==> flow/design.v <==
`timescale 1ns/1ns
module alu(
    input [3:0] op,
    input [WIDTH-1:0] a,
    input [WIDTH-1:0] b,
    output reg [WIDTH-1:0] result,
    input [3:0] cc_in,
    output logic [3:0] cc_out
);
parameter WIDTH = 16;
wire a_neg = a[WIDTH-1];
wire b_neg = b[WIDTH-1];
wire result_neg = result[WIDTH-1];
wire [WIDTH-1:0] carry_in = { 15'b0, cc_in[1] };
typedef enum logic [1:0] {
    CC_WB_NONE,
    CC_WB_NZCV,
    CC_WB_NZ
} cc_wb_type;
cc_wb_type cc_wb;
always_comb begin
    cc_out = cc_in;
    cc_wb = CC_WB_NONE;
    case (op)
          4'b0000: begin
            result = a + b;
        end
          4'b0001: begin
            cc_wb = CC_WB_NZCV;
            result = a + b + carry_in;
        end
          4'b0010: begin
            cc_wb = CC_WB_NZCV;
            result = a + b + carry_in;
        end
          4'b0011: begin
            cc_wb = CC_WB_NZCV;
            result = a - b;
        end
          4'b0100: begin
            cc_wb = CC_WB_NZCV;
            result = a - b - carry_in;
        end
          4'b0101: begin
            cc_wb = CC_WB_NZ;
            result = a & b;
        end
          4'b0110: begin
            cc_wb = CC_WB_NZ;
            result = a | b;
        end
          4'b0111: begin
            cc_wb = CC_WB_NZ;
            result = a ^ b;
        end
          4'b1000: begin
            cc_wb = CC_WB_NZ;
            result = a << b;
        end
          4'b1001: begin
            cc_wb = CC_WB_NZ;
            result = a >> b;
        end
          4'b1010: begin
            cc_wb = CC_WB_NZ;
            result = $signed(a) >>> b;  
        end
          4'b1011: begin
            cc_wb = CC_WB_NZ;
            result = ($signed(a) >>> b) | (a << (WIDTH-b));  
        end
          4'b1100: result = a + b;
          4'b1101: result = a + b;
                  default: result = 16'bX;
    endcase
    if (cc_wb == CC_WB_NZ || cc_wb == CC_WB_NZCV) begin
        cc_out[3] = result_neg;
        cc_out[2] = result == 16'b0;
    end
    if (cc_wb == CC_WB_NZCV) begin
        cc_out[1] = (a_neg & b_neg) ||  
            ((a_neg ^ b_neg) && !result_neg);  
        cc_out[0] = !(a_neg ^ b_neg) && (a_neg ^ result_neg);
    end
end
endmodule
`timescale 1ns/1ns
module regfile(
    input clk,
    input rst,
    input [RADDRWIDTH-1:0] raddr_a,
    output logic [REGWIDTH-1:0] rdata_a,
    input [RADDRWIDTH-1:0] raddr_b,
    output logic [REGWIDTH-1:0] rdata_b,
    input [RADDRWIDTH-1:0] raddr_c,
    output logic [REGWIDTH-1:0] rdata_c,
    input we,
    input [RADDRWIDTH-1:0] waddr,
    input [REGWIDTH-1:0] wdata
);
parameter RADDRWIDTH = 3;
parameter REGWIDTH = 16;
reg [REGWIDTH-1:0] r[2**RADDRWIDTH-1:1];
always_comb begin
    if (raddr_a != 0)
        rdata_a = r[raddr_a];
    else
        rdata_a = 0;
    if (raddr_b != 0)
        rdata_b = r[raddr_b];
    else
        rdata_b = 0;
    if (raddr_c != 0)
        rdata_c = r[raddr_c];
    else
        rdata_c = 0;
end
always_ff @(posedge clk) begin
    if (rst) begin
        for (int i = 1; i < 2**RADDRWIDTH; i++)
            r[i] <= 0;
    end else begin
        if (we && waddr != 0) begin
            r[waddr] <= wdata;
        end
    end
end
endmodule
`timescale 1ns/1ns
module cpu(
    input clk,
    input rst,
    output [IADDRWIDTH-1:0] addr,
    input  [DWIDTH-1:0] rdata,
    output logic [DWIDTH-1:0] wdata,
    output re,
    output we
);
localparam IADDRWIDTH = 16;
localparam IWIDTH = 16;
localparam DADDRWIDTH = 16;
localparam DWIDTH = 16;
logic ifetch_active;
logic load_active;
logic store_active;
logic [IADDRWIDTH-1:0] ifetch_address;
logic [IADDRWIDTH-1:0] load_store_address;
assign addr = (load_active || store_active) ? load_store_address :
                ifetch_active ? ifetch_address : 16'dX;
wire ifetch_bus_cycle = ifetch_active && !(load_active || store_active);
assign re = ifetch_active || load_active;
assign we = store_active;
reg [IADDRWIDTH-1:0] pc;
logic [IADDRWIDTH-1:0] s1_ifetch;
logic [IADDRWIDTH-1:0] pc_next;
logic s1_ifetch_valid;
logic s2_to_s1_take_branch;
logic s2_to_s1_stall;
logic [IADDRWIDTH-1:0] s2_pc_next;
assign ifetch_address = pc_next;
always_comb begin
    if (rst) begin
        pc_next = 16'hffff;
        ifetch_active = 0;
    end else if (s2_to_s1_stall) begin
        pc_next = pc;
        ifetch_active = 1;
    end else begin
        pc_next = s2_to_s1_take_branch ? s2_pc_next : pc + 16'd1;  
        ifetch_active = 1;
    end
    s1_ifetch = rdata;  
end
always_ff @(posedge clk) begin
    pc <= pc_next;
    s1_ifetch_valid <= ifetch_bus_cycle;
end
reg [IADDRWIDTH-1:0] ir;
reg [15:0] mem_immediate;
logic [15:0] mem_immediate_next;
reg [15:0] reg_lr;
reg [15:0] reg_sp;
reg [3:0]  reg_cc;
logic [15:0] reg_lr_next;
logic [15:0] reg_sp_next;
logic [3:0]  reg_cc_next;
wire reg_cc_n = reg_cc[3];
wire reg_cc_z = reg_cc[2];
wire reg_cc_c = reg_cc[1];
wire reg_cc_v = reg_cc[0];
wire [4:0] op = ir[15:11];
wire [3:0] alu_op = ir[14:11];
wire [2:0] reg_d = ir[10:8];
wire [2:0] reg_a = ir[7:5];
wire [1:0] reg_b_addr_mode = ir[4:3];
wire [2:0] reg_b = ir[2:0];
wire [15:0] reg_b_imm = ir[3] ? { 12'b111111111111, ir[3:0] } : { 12'b0, ir[3:0] };
wire is_load = (op == 5'b01100);
wire is_store = (op == 5'b01101);
wire [3:0] branch_cc = ir[13:10];
wire [15:0] branch_short_offset = ir[9] ? { 6'b111111, ir[9:0] } : { 6'b0, ir[9:0] };
wire branch_link = ir[9];
wire branch_reg_special = ir[3];
wire [2:0] branch_reg = reg_b;
logic [15:0] reg_a_out;
logic [15:0] reg_b_out;
logic [15:0] reg_d_out;
logic [15:0] alu_a_in;
logic [15:0] alu_b_in;
logic [15:0] alu_result;
logic [3:0] alu_cc;
logic do_reg_writeback;
logic [15:0] writeback_result;
logic reg_d_special;
typedef enum logic [2:0] {
    DECODE,
    IR_IMMEDIATE,
    LS1,
    LS2,
    BRANCH_DELAY
} state_t;
state_t state;
state_t state_next;
always_comb begin
    state_next = state;
    mem_immediate_next = mem_immediate;
    reg_cc_next = reg_cc;
    reg_lr_next = reg_lr;
    reg_sp_next = reg_sp;
    reg_d_special = 1'bX;
    s2_pc_next = 16'bX;
    alu_a_in = 16'bX;
    alu_b_in = 16'bX;
    s2_to_s1_take_branch = 0;
    s2_to_s1_stall = 0;
    do_reg_writeback = 0;
    writeback_result = 16'bX;
    load_active = 0;
    store_active = 0;
    wdata = 16'bX;
    load_store_address = 16'bX;
    casez (op)
    5'b10???: begin  
        if (branch_cc != 4'b1111) begin
            case (state)
                DECODE: begin
                    s2_pc_next = pc + branch_short_offset;
                    case (branch_cc)
                          4'b0000: s2_to_s1_take_branch = reg_cc_z;
                          4'b0001: s2_to_s1_take_branch = !reg_cc_z;
                       4'b0010: s2_to_s1_take_branch = reg_cc_c;
                       4'b0011: s2_to_s1_take_branch = !reg_cc_c;
                          4'b0100: s2_to_s1_take_branch = reg_cc_n;
                          4'b0101: s2_to_s1_take_branch = !reg_cc_n;
                          4'b0110: s2_to_s1_take_branch = reg_cc_v;
                          4'b0111: s2_to_s1_take_branch = !reg_cc_v;
                          4'b1000: s2_to_s1_take_branch = reg_cc_v && !reg_cc_z;
                          4'b1001: s2_to_s1_take_branch = !reg_cc_v || reg_cc_z;
                          4'b1010: s2_to_s1_take_branch = reg_cc_n == reg_cc_v;
                          4'b1011: s2_to_s1_take_branch = reg_cc_n != reg_cc_v;
                          4'b1100: s2_to_s1_take_branch = !reg_cc_z && (reg_cc_n == reg_cc_v);
                          4'b1101: s2_to_s1_take_branch = reg_cc_z || (reg_cc_n != reg_cc_v);
                          4'b1110: s2_to_s1_take_branch = 1;
                          4'b1111: s2_to_s1_take_branch = 0;
                    endcase
                    if (s2_to_s1_take_branch) begin
                        state_next = BRANCH_DELAY;
                    end
                end
                BRANCH_DELAY: begin
                    state_next = DECODE;
                end
                default: ;
            endcase
        end else if (branch_reg_special | branch_reg != 0) begin
            case (state)
                DECODE: begin
                    if (branch_reg_special) begin
                        case (branch_reg)
                            3'd0: s2_pc_next = reg_lr;
                            3'd1: s2_pc_next = reg_sp;
                            default: s2_pc_next = pc;  
                        endcase
                    end else begin
                        s2_pc_next = reg_b_out;
                    end
                    s2_to_s1_take_branch = 1;
                    state_next = BRANCH_DELAY;
                    if (branch_link) begin
                       reg_lr_next = pc;
                    end
                end
                BRANCH_DELAY: begin
                    state_next = DECODE;
                end
                default: ;
            endcase
        end else begin
            case (state)
                DECODE: begin
                    state_next = IR_IMMEDIATE;
                    mem_immediate_next = s1_ifetch;
                end
                IR_IMMEDIATE: begin
                    s2_pc_next = pc + mem_immediate;
                    s2_to_s1_take_branch = 1;
                    state_next = BRANCH_DELAY;
                    if (branch_link) begin
                       reg_lr_next = pc;
                    end
                end
                BRANCH_DELAY: begin
                    state_next = DECODE;
                end
                default: ;
            endcase
        end
    end  
    5'b00???,
    5'b010??: begin  
        alu_a_in = reg_a_out;
        writeback_result = alu_result;
        casez (reg_b_addr_mode)
            2'b0?: begin  
                alu_b_in = reg_b_imm;
                do_reg_writeback = 1;
                reg_cc_next = alu_cc;
            end
            2'b10: begin  
                alu_b_in = reg_b_out;
                do_reg_writeback = 1;
                reg_cc_next = alu_cc;
            end
            2'b11: begin  
                if (ir[2]) begin
                    case (state)
                        DECODE: begin
                            state_next = IR_IMMEDIATE;
                            mem_immediate_next = s1_ifetch;
                        end
                        IR_IMMEDIATE: begin
                            state_next = DECODE;
                            alu_b_in = mem_immediate;
                        end
                        default: ;
                    endcase
                end else begin
                    alu_b_in = 16'd0;
                end
                if (state_next == DECODE) begin
                    do_reg_writeback = 1;
                    reg_cc_next = alu_cc;
                    if (ir[1]) begin
                        do_reg_writeback = 0;
                        case (reg_d)
                            3'd0: reg_lr_next = alu_result;
                            3'd1: reg_sp_next = alu_result;
                            default: ;  
                        endcase
                    end
                    if (ir[0]) begin
                        case (reg_a)
                            3'd0: alu_a_in = reg_lr;
                            3'd1: alu_a_in = reg_sp;
                            default: alu_a_in = 16'd0;  
                        endcase
                    end
                end
            end
        endcase
    end  
    5'b0110?: begin  
        alu_a_in = reg_a_out;
        reg_d_special = 0;
        casez (reg_b_addr_mode)
            2'b0?: begin  
                alu_b_in = reg_b_imm;
            end
            2'b10: begin  
                alu_b_in = reg_b_out;
            end
            2'b11: begin  
                if (ir[2]) begin
                    case (state)
                        DECODE: begin
                            state_next = IR_IMMEDIATE;
                            mem_immediate_next = s1_ifetch;
                        end
                        IR_IMMEDIATE: begin
                            state_next = DECODE;
                            alu_b_in = mem_immediate;
                        end
                        default: ;
                    endcase
                end else begin
                    alu_b_in = 16'd0;
                end
                if (ir[1]) begin
                    reg_d_special = 1;
                end
                if (ir[0]) begin
                    case (reg_a)
                        3'd0: alu_a_in = reg_lr;
                        3'd1: alu_a_in = reg_sp;
                        default: alu_a_in = 16'd0;  
                    endcase
                end
            end
        endcase
        if (is_load) begin
            if (state_next != IR_IMMEDIATE) begin
                case (state)
                    IR_IMMEDIATE, DECODE: begin
                        state_next = LS1;
                        load_store_address = alu_result;
                        load_active = 1;
                        s2_to_s1_stall = 1;
                    end
                    LS1: begin
                        state_next = LS2;
                        s2_to_s1_stall = 1;
                        if (reg_d_special) begin
                            case (reg_d)
                                3'd0: reg_lr_next = rdata;
                                3'd1: reg_sp_next = rdata;
                                3'd2: ;  
                                3'd3: reg_cc_next = rdata[3:0];
                                default: ;  
                            endcase
                        end else begin
                            writeback_result = rdata;
                            do_reg_writeback = 1;
                        end
                    end
                    LS2: begin
                        state_next = DECODE;
                    end
                    default: ;
                endcase
            end
        end else begin
            if (state_next != IR_IMMEDIATE) begin
                case (state)
                    IR_IMMEDIATE, DECODE: begin
                        state_next = LS1;
                        load_store_address = alu_result;
                        store_active = 1;
                        s2_to_s1_stall = 1;
                        if (reg_d_special) begin
                            case (reg_d)
                                3'd0: wdata = reg_lr;
                                3'd1: wdata = reg_sp;
                                3'd2: wdata = pc;
                                3'd3: wdata = { 12'd0, reg_cc };
                                default: wdata = 16'd0;  
                            endcase
                        end else begin
                            wdata = reg_d_out;
                        end
                    end
                    LS1: begin
                        state_next = LS2;
                        s2_to_s1_stall = 1;
                    end
                    LS2: begin
                        state_next = DECODE;
                    end
                    default: ;
                endcase
            end
            if (state_next == LS1) begin
            end
        end
    end
    5'b0111?: begin  
    end
    5'b11???: begin  
    end
    endcase
end
always_ff @(posedge clk) begin
    if (rst) begin
        ir <= 0;
        state <= DECODE;
        mem_immediate <= 0;
        reg_cc <= 0;
        reg_lr <= 0;
        reg_sp <= 0;
    end else begin
        if (state_next == DECODE) begin
            if (s1_ifetch_valid) begin
                ir <= s1_ifetch;
            end else begin
                ir <= 0;  
            end
        end
        state <= state_next;
        mem_immediate <= mem_immediate_next;
        reg_cc <= reg_cc_next;
        reg_lr <= reg_lr_next;
        reg_sp <= reg_sp_next;
    end
end
regfile regs(
    .clk(clk),
    .rst(rst),
    .raddr_a(reg_a),
    .rdata_a(reg_a_out),
    .raddr_b(reg_b),
    .rdata_b(reg_b_out),
    .raddr_c(reg_d),
    .rdata_c(reg_d_out),
    .we(do_reg_writeback),
    .waddr(reg_d),
    .wdata(writeback_result)
);
alu alu(
    .op(alu_op),
    .a(alu_a_in),
    .b(alu_b_in),
    .result(alu_result),
    .cc_in(reg_cc),
    .cc_out(alu_cc)
);
endmodule
### From RTL to reports: cpu

Tool output for the design above, in the order of the flow.
Line numbers count from 1 in the design file above.
Operators carry their Yosys type and port widths (W data, S select, Z words).
Cell names lack the library's common part.
The mark -- stands for no value.

| inputs | value |
|---|---|
| top | cpu |
| clock input | clk |
| library | sky130hd |
| timing corner | tt_025C_1v80 |

### After elaboration

Counts by Yosys on the flattened word-level netlist (proc, flatten, opt, wreduce; memories kept). Print and check cells are left out.
Memory sizes are those after Yosys's memory passes, which may raise the word count (mostly to a power of two), join words into wider ones and drop unused or constant bits.

| operators by class | value |
|---|---|
| add/subtract/negate cells | 8 |
| eq/ne operators | 69 |
| shift-type cells | 5 |
| mux-type cells | 148 |
| bitwise logic cells | 11 |
| reductions and logical operators | 49 |

Operators by type and width:

| kind | count |
|---|---|
| $mux W16 | 65 |
| $pmux W16 S2 | 8 |
| $pmux W16 S11 | 1 |
| $pmux W16 S3 | 2 |
| $pmux W16 S4 | 1 |
| $eq A4 B4 Y1 const B | 14 |
| $add A16 B16 Y16 | 3 |
| $mux W3 | 16 |
| $eq A4 B3 Y1 const B | 10 |
| $or A16 B16 Y16 | 2 |
| $sshr A16 B16 Y16 | 2 |
| $shl A16 B32 Y16 | 1 |
| $mux W1 | 30 |
| $pmux W3 S2 | 5 |
| $mux W4 | 6 |
| $ne A3 B3 Y1 const B | 7 |
| $ne A2 B2 Y1 const B | 10 |
| $logic_not A3 Y1 | 6 |
| $pmux W3 S3 | 2 |
| $sub A5 B16 Y17 const A | 1 |
| $add A16 B1 Y16 | 1 |
| $sub A16 B1 Y16 | 1 |
| $add A16 B1 Y16 const B | 1 |
| $sub A16 B16 Y16 | 1 |
| $and A16 B16 Y16 | 1 |
| $xor A16 B16 Y16 | 1 |
| $shl A16 B16 Y16 | 1 |
| $shr A16 B16 Y16 | 1 |

Other operator kinds: 39; their cells: 90.

| word-level totals | value |
|---|---|
| bits in registers | 88 |
| RAM bits | 128 |
| memories | 1 |
| bits of input ports | 18 |
| output and inout port bits | 34 |
| word-level cells | 299 |

Memories:

| memory | depth | width | line | text |
|---|---|---|---|---|
| regs.r | 8 | 16 | 103 | `reg [REGWIDTH-1:0] r[2**RADDRWIDTH-1:1];` |

### Logic depth

Longest topological path by Yosys (ltp), each cell counted once; first at word level (registers and memories cut), then after technology mapping (sequential cells cut; the memories' decode and read muxes count).

| logic depth | value |
|---|---|
| depth after elaboration | 19 |
| ABC_AREA | 0 |
| mapped depth | 25 |
| depth with buffers taken out | 21 |

### Mapped cells and area

Source: synth_stat.txt of the flow (Yosys; design flattened, memories mapped). It holds for the ABC_AREA given above (unset counts as 0); a run with the other value may have another netlist.

Cell types:

| cell type | count | area in all (um^2) |
|---|---|---|
| edfxtp_1 | 128 | 3.84E+03 |
| dfxtp_1 | 101 | 2.02E+03 |
| mux2i_1 | 190 | 1.9E+03 |
| mux4_2 | 77 | 1.73E+03 |
| nor2_1 | 350 | 1313.76 |
| ha_1 | 84 | 1.05E+03 |
| nand2_1 | 211 | 792.01 |
| a21oi_1 | 151 | 755.725 |
| o21ai_0 | 107 | 535.514 |
| clkbuf_1 | 127 | 476.707 |
| nor3_1 | 80 | 400.384 |
| a211oi_1 | 50 | 375.36 |
| xnor2_1 | 42 | 367.853 |
| inv_1 | 88 | 330.317 |
| xor2_1 | 29 | 253.994 |
| nand3_1 | 50 | 250.24 |
| o22ai_1 | 40 | 250.24 |
| o211ai_1 | 33 | 247.738 |

Not listed: further types 93, cells in them 596.

| synthesis totals | value |
|---|---|
| cells in the netlist | 2534 |
| synthesis area | 21725.8 um^2 |
| area of sequential cells | 5865.6 um^2 |
| flip-flops | 229 |
| buffer cells | 180 |

By module: a second synthesis without flattening, with its own total; a netlist apart from the flattened one above.

| second synthesis, totals | value |
|---|---|
| cells (unflattened synthesis) | 2582 |
| area (unflattened synthesis) | 21511.9 um^2 |

Rows give one instance, submodules left out.

Modules:

| module | instances | cells | area (um^2) | sequential area (um^2) |
|---|---|---|---|---|
| cpu | 1 | 1144 | 8257.9 | 1841.8 |
| regfile | 1 | 569 | 7257.0 | 3363.2 |
| alu | 1 | 869 | 5997.0 | 0.0 |

### Path before layout

Path of least setup slack by OpenSTA after synthesis, without wires, with an ideal clock, recovery checks aside; 20% of the period is set as input and as output delay. Where synthesis merged equal registers, the netlist keeps one of their names.

| path after synthesis | value |
|---|---|
| path kind | reg-to-output |
| from | register (name not given) |
| to | output addr[15] |
| period | 10.0 ns |
| output delay | 2.000 ns |
| launch time at the first pin | 0.000 ns |
| arrival time | 5.508 ns |
| data required time | 8.000 ns |
| setup slack | 2.492 ns |
| path delay | 5.508 ns |
| driving pins on the path | 25 |
| path buffers | 4 |
| period reached after synthesis | 7.508 ns |

"path delay" is the arrival time less input delay plus setup time.
A path that ends at an output port has no setup time.
"driving pins on the path" counts driving pins, that of a launching flip-flop among them; a cell with two outputs on the path counts twice.
"period reached after synthesis" is the clock period less the worst setup slack; recovery checks do not enter. This is arithmetic on one report: input and output delays are still those of the set period (20% each).

| on the way, after synthesis | value |
|---|---|
| path through | dfxtp_1 -> buf_6 -> and2_1 -> buf_6 -> a22o_1 -> nor3_2 -> nor2_2 -> inv_2 -> buf_2 -> clkbuf_1 -> ha_1 -> inv_1 -> fa_1 -> a21o_1 -> a211o_1 -> a211o_1 -> a41oi_1 -> xnor2_1 -> a2111oi_0 -> and4b_1 -> xnor3_1 -> nor2_1 -> nor4_2 -> nor2_1 -> a21o_1 |

Ends and longest elaborated chain, after synthesis:

| item | line | text |
|---|---|---|
| end, declared | 133 | `output [IADDRWIDTH-1:0] addr,` |

Chain of elaborated cells between the ends: none given.

### Worst path after layout

From the final timing report of job 1: the path of least setup slack in the routed layout; clock arrival at registers is part of the times.

| path post-layout | value |
|---|---|
| path kind | reg-to-output |
| from | register ir[2] |
| to | output addr[14] |
| period | 6.77 ns |
| output delay | 1.35 ns |
| launch time at the first pin | 0.60 ns |
| arrival time | 6.08 ns |
| data required time | 5.42 ns |
| setup slack | -0.67 ns |
| driving pins on the path | 24 |
| path buffers | 5 |

The rows between start and end are the longest chain of elaborated cells between them; the timing report does not say that the signal goes this way. Where chains are equally long, one stands for them.
Each line given opens the expression or statement behind the cell; cells for indexed reads and writes are added by Yosys, which also makes memories of some case tables.
At most two assigning lines are given for a register; there are more.

| on the way, post-layout | value |
|---|---|
| path through | dfxtp_4 -> buf_8 -> a2111oi_4 -> buf_6 -> buf_6 -> o311ai_4 -> buf_12 -> o22a_4 -> inv_1 -> ha_4 -> inv_1 -> fa_2 -> o21bai_1 -> a21oi_2 -> xnor2_2 -> a211o_1 -> nor2_2 -> or4b_4 -> or4_4 -> nor3b_4 -> xor2_2 -> a2111oi_4 -> a22oi_2 -> buf_2 |
| length of the longest elaborated chain | 14 |
| elaborated cells between the ends (all ways) | 62 |
| those cells by class | add/sub: 6; eq/ne: 2; shift: 5; mux: 40; logic: 5; reduce/logical: 4 |

Ends and longest elaborated chain, post-layout:

| item | line | text |
|---|---|---|
| start, declared | 178 | `reg [IADDRWIDTH-1:0] ir;` |
| start, assigned | 483 | `ir <= 0;` |
| start, assigned | 492 | `ir <= s1_ifetch;` |
| $mux W3 | 335 | `if (ir[2]) begin` |
| $mux W3 | 323 | `casez (reg_b_addr_mode)` |
| $mux W3 | 242 | `casez (op)` |
| $logic_not A3 Y1 | 350 | `if (state_next == DECODE) begin` |
| $mux W16 | 350 |  |
| $pmux W16 S2 | 323 |  |
| $pmux W16 S2 | 242 |  |
| $sub A16 B16 Y16 | 42 | `result = a - b - carry_in;` |
| $sub A16 B1 Y16 | 42 |  |
| $pmux W16 S11 | 24 | `case (op)` |
| $mux W16 | 412 | `case (state)` |
| $mux W16 | 411 | `if (state_next != IR_IMMEDIATE) begin` |
| $mux W16 | 242 |  |
| $mux W16 | 148 | `assign addr = (load_active \|\| store_active) ? load_store_address :` |
| end, declared | 133 | `output [IADDRWIDTH-1:0] addr,` |

# Flow runs of cpu

4 stored runs of cpu in the flow (synthesis by Yosys, layout by OpenROAD, sky130hd cells), in arbitrary order. Constraints: input delay and output delay 20% of the set period each, output load 0.01 pF.
"period achieved": clock period set for the run, less the worst setup slack. It is reckoned from that one timing run; input and output delays stay at 20% of the period that was set.
"critical setup path time": the worst setup path's part of the clock period (all of it between registers, 20% less for each end at a port) less its slack. A launch clock that arrives late makes it longer, a capture clock that arrives late makes it shorter.
"power consumption": no workload was simulated; the value follows from the tool's default switching activity.
A setting shown as n/a is not set for that run.

| setting or result | job 1 | job 2 | job 3 | job 4 |
|---|---|---|---|---|
| CORE_UTILIZATION | 47 | 32 | 40 | 46 |
| CTS_CLUSTER_DIAMETER | 140 | n/a | n/a | 340 |
| GPL_TIMING_DRIVEN | 0 | n/a | n/a | 1 |
| MAX_ROUTING_LAYER | met5 | met4 | n/a | met4 |
| period_ns | 6.77 | 11.9 | 10.0 | 7.09 |
| CAP_MARGIN | 20 | 20 | 20 | 20 |
| CORE_MARGIN | 2 | 2 | 2 | 2 |
| SLEW_MARGIN | 20 | 20 | 30 | 20 |
| CELL_PAD_IN_SITES_DETAIL_PLACEMENT | n/a | 1 | 2 | n/a |
| CELL_PAD_IN_SITES_GLOBAL_PLACEMENT | n/a | 1 | 3 | n/a |
| GPL_ROUTABILITY_DRIVEN | n/a | 1 | 0 | 1 |
| PLACE_DENSITY | n/a | 0.82 | n/a | n/a |
| SETUP_SLACK_MARGIN | n/a | 0.05 | n/a | 0.18 |
| ABC_AREA | n/a | n/a | n/a | 1 |
| PLACE_DENSITY_LB_ADDON | n/a | n/a | n/a | 0.14 |
| TNS_END_PERCENT | n/a | n/a | n/a | 40 |
| smallest hold slack (ns) | 0.528 | 0.521 | 0.525 | 0.524 |
| post-route setup TNS (ns) | -3.936 | 0.000 | 0.000 | 0.000 |
| utilization after layout | 0.594 | 0.358 | 0.451 | 0.532 |
| std-cell area (final layout) (um^2) | 27010.9 | 24069.3 | 24224.5 | 25366.8 |
| critical setup path time (ns) | 6.08 | 8.16 | 7.79 | 5.51 |
| critical path type | reg-to-output | reg-to-output | reg-to-output | reg-to-output |
| worst slack on setup checks (ns) | -0.667 | 1.365 | 0.206 | 0.165 |
| power consumption (mW) | 7.716 | 3.862 | 4.861 | 13.303 |
| period achieved (ns) | 7.437 | 10.535 | 9.794 | 6.925 |
| full die area (um^2) | 47961.0 | 69994.6 | 56195.1 | 49954.5 |
| netlist area reported by Yosys (um^2) | 21725.8 | 21725.8 | 21725.8 | 22163.8 |
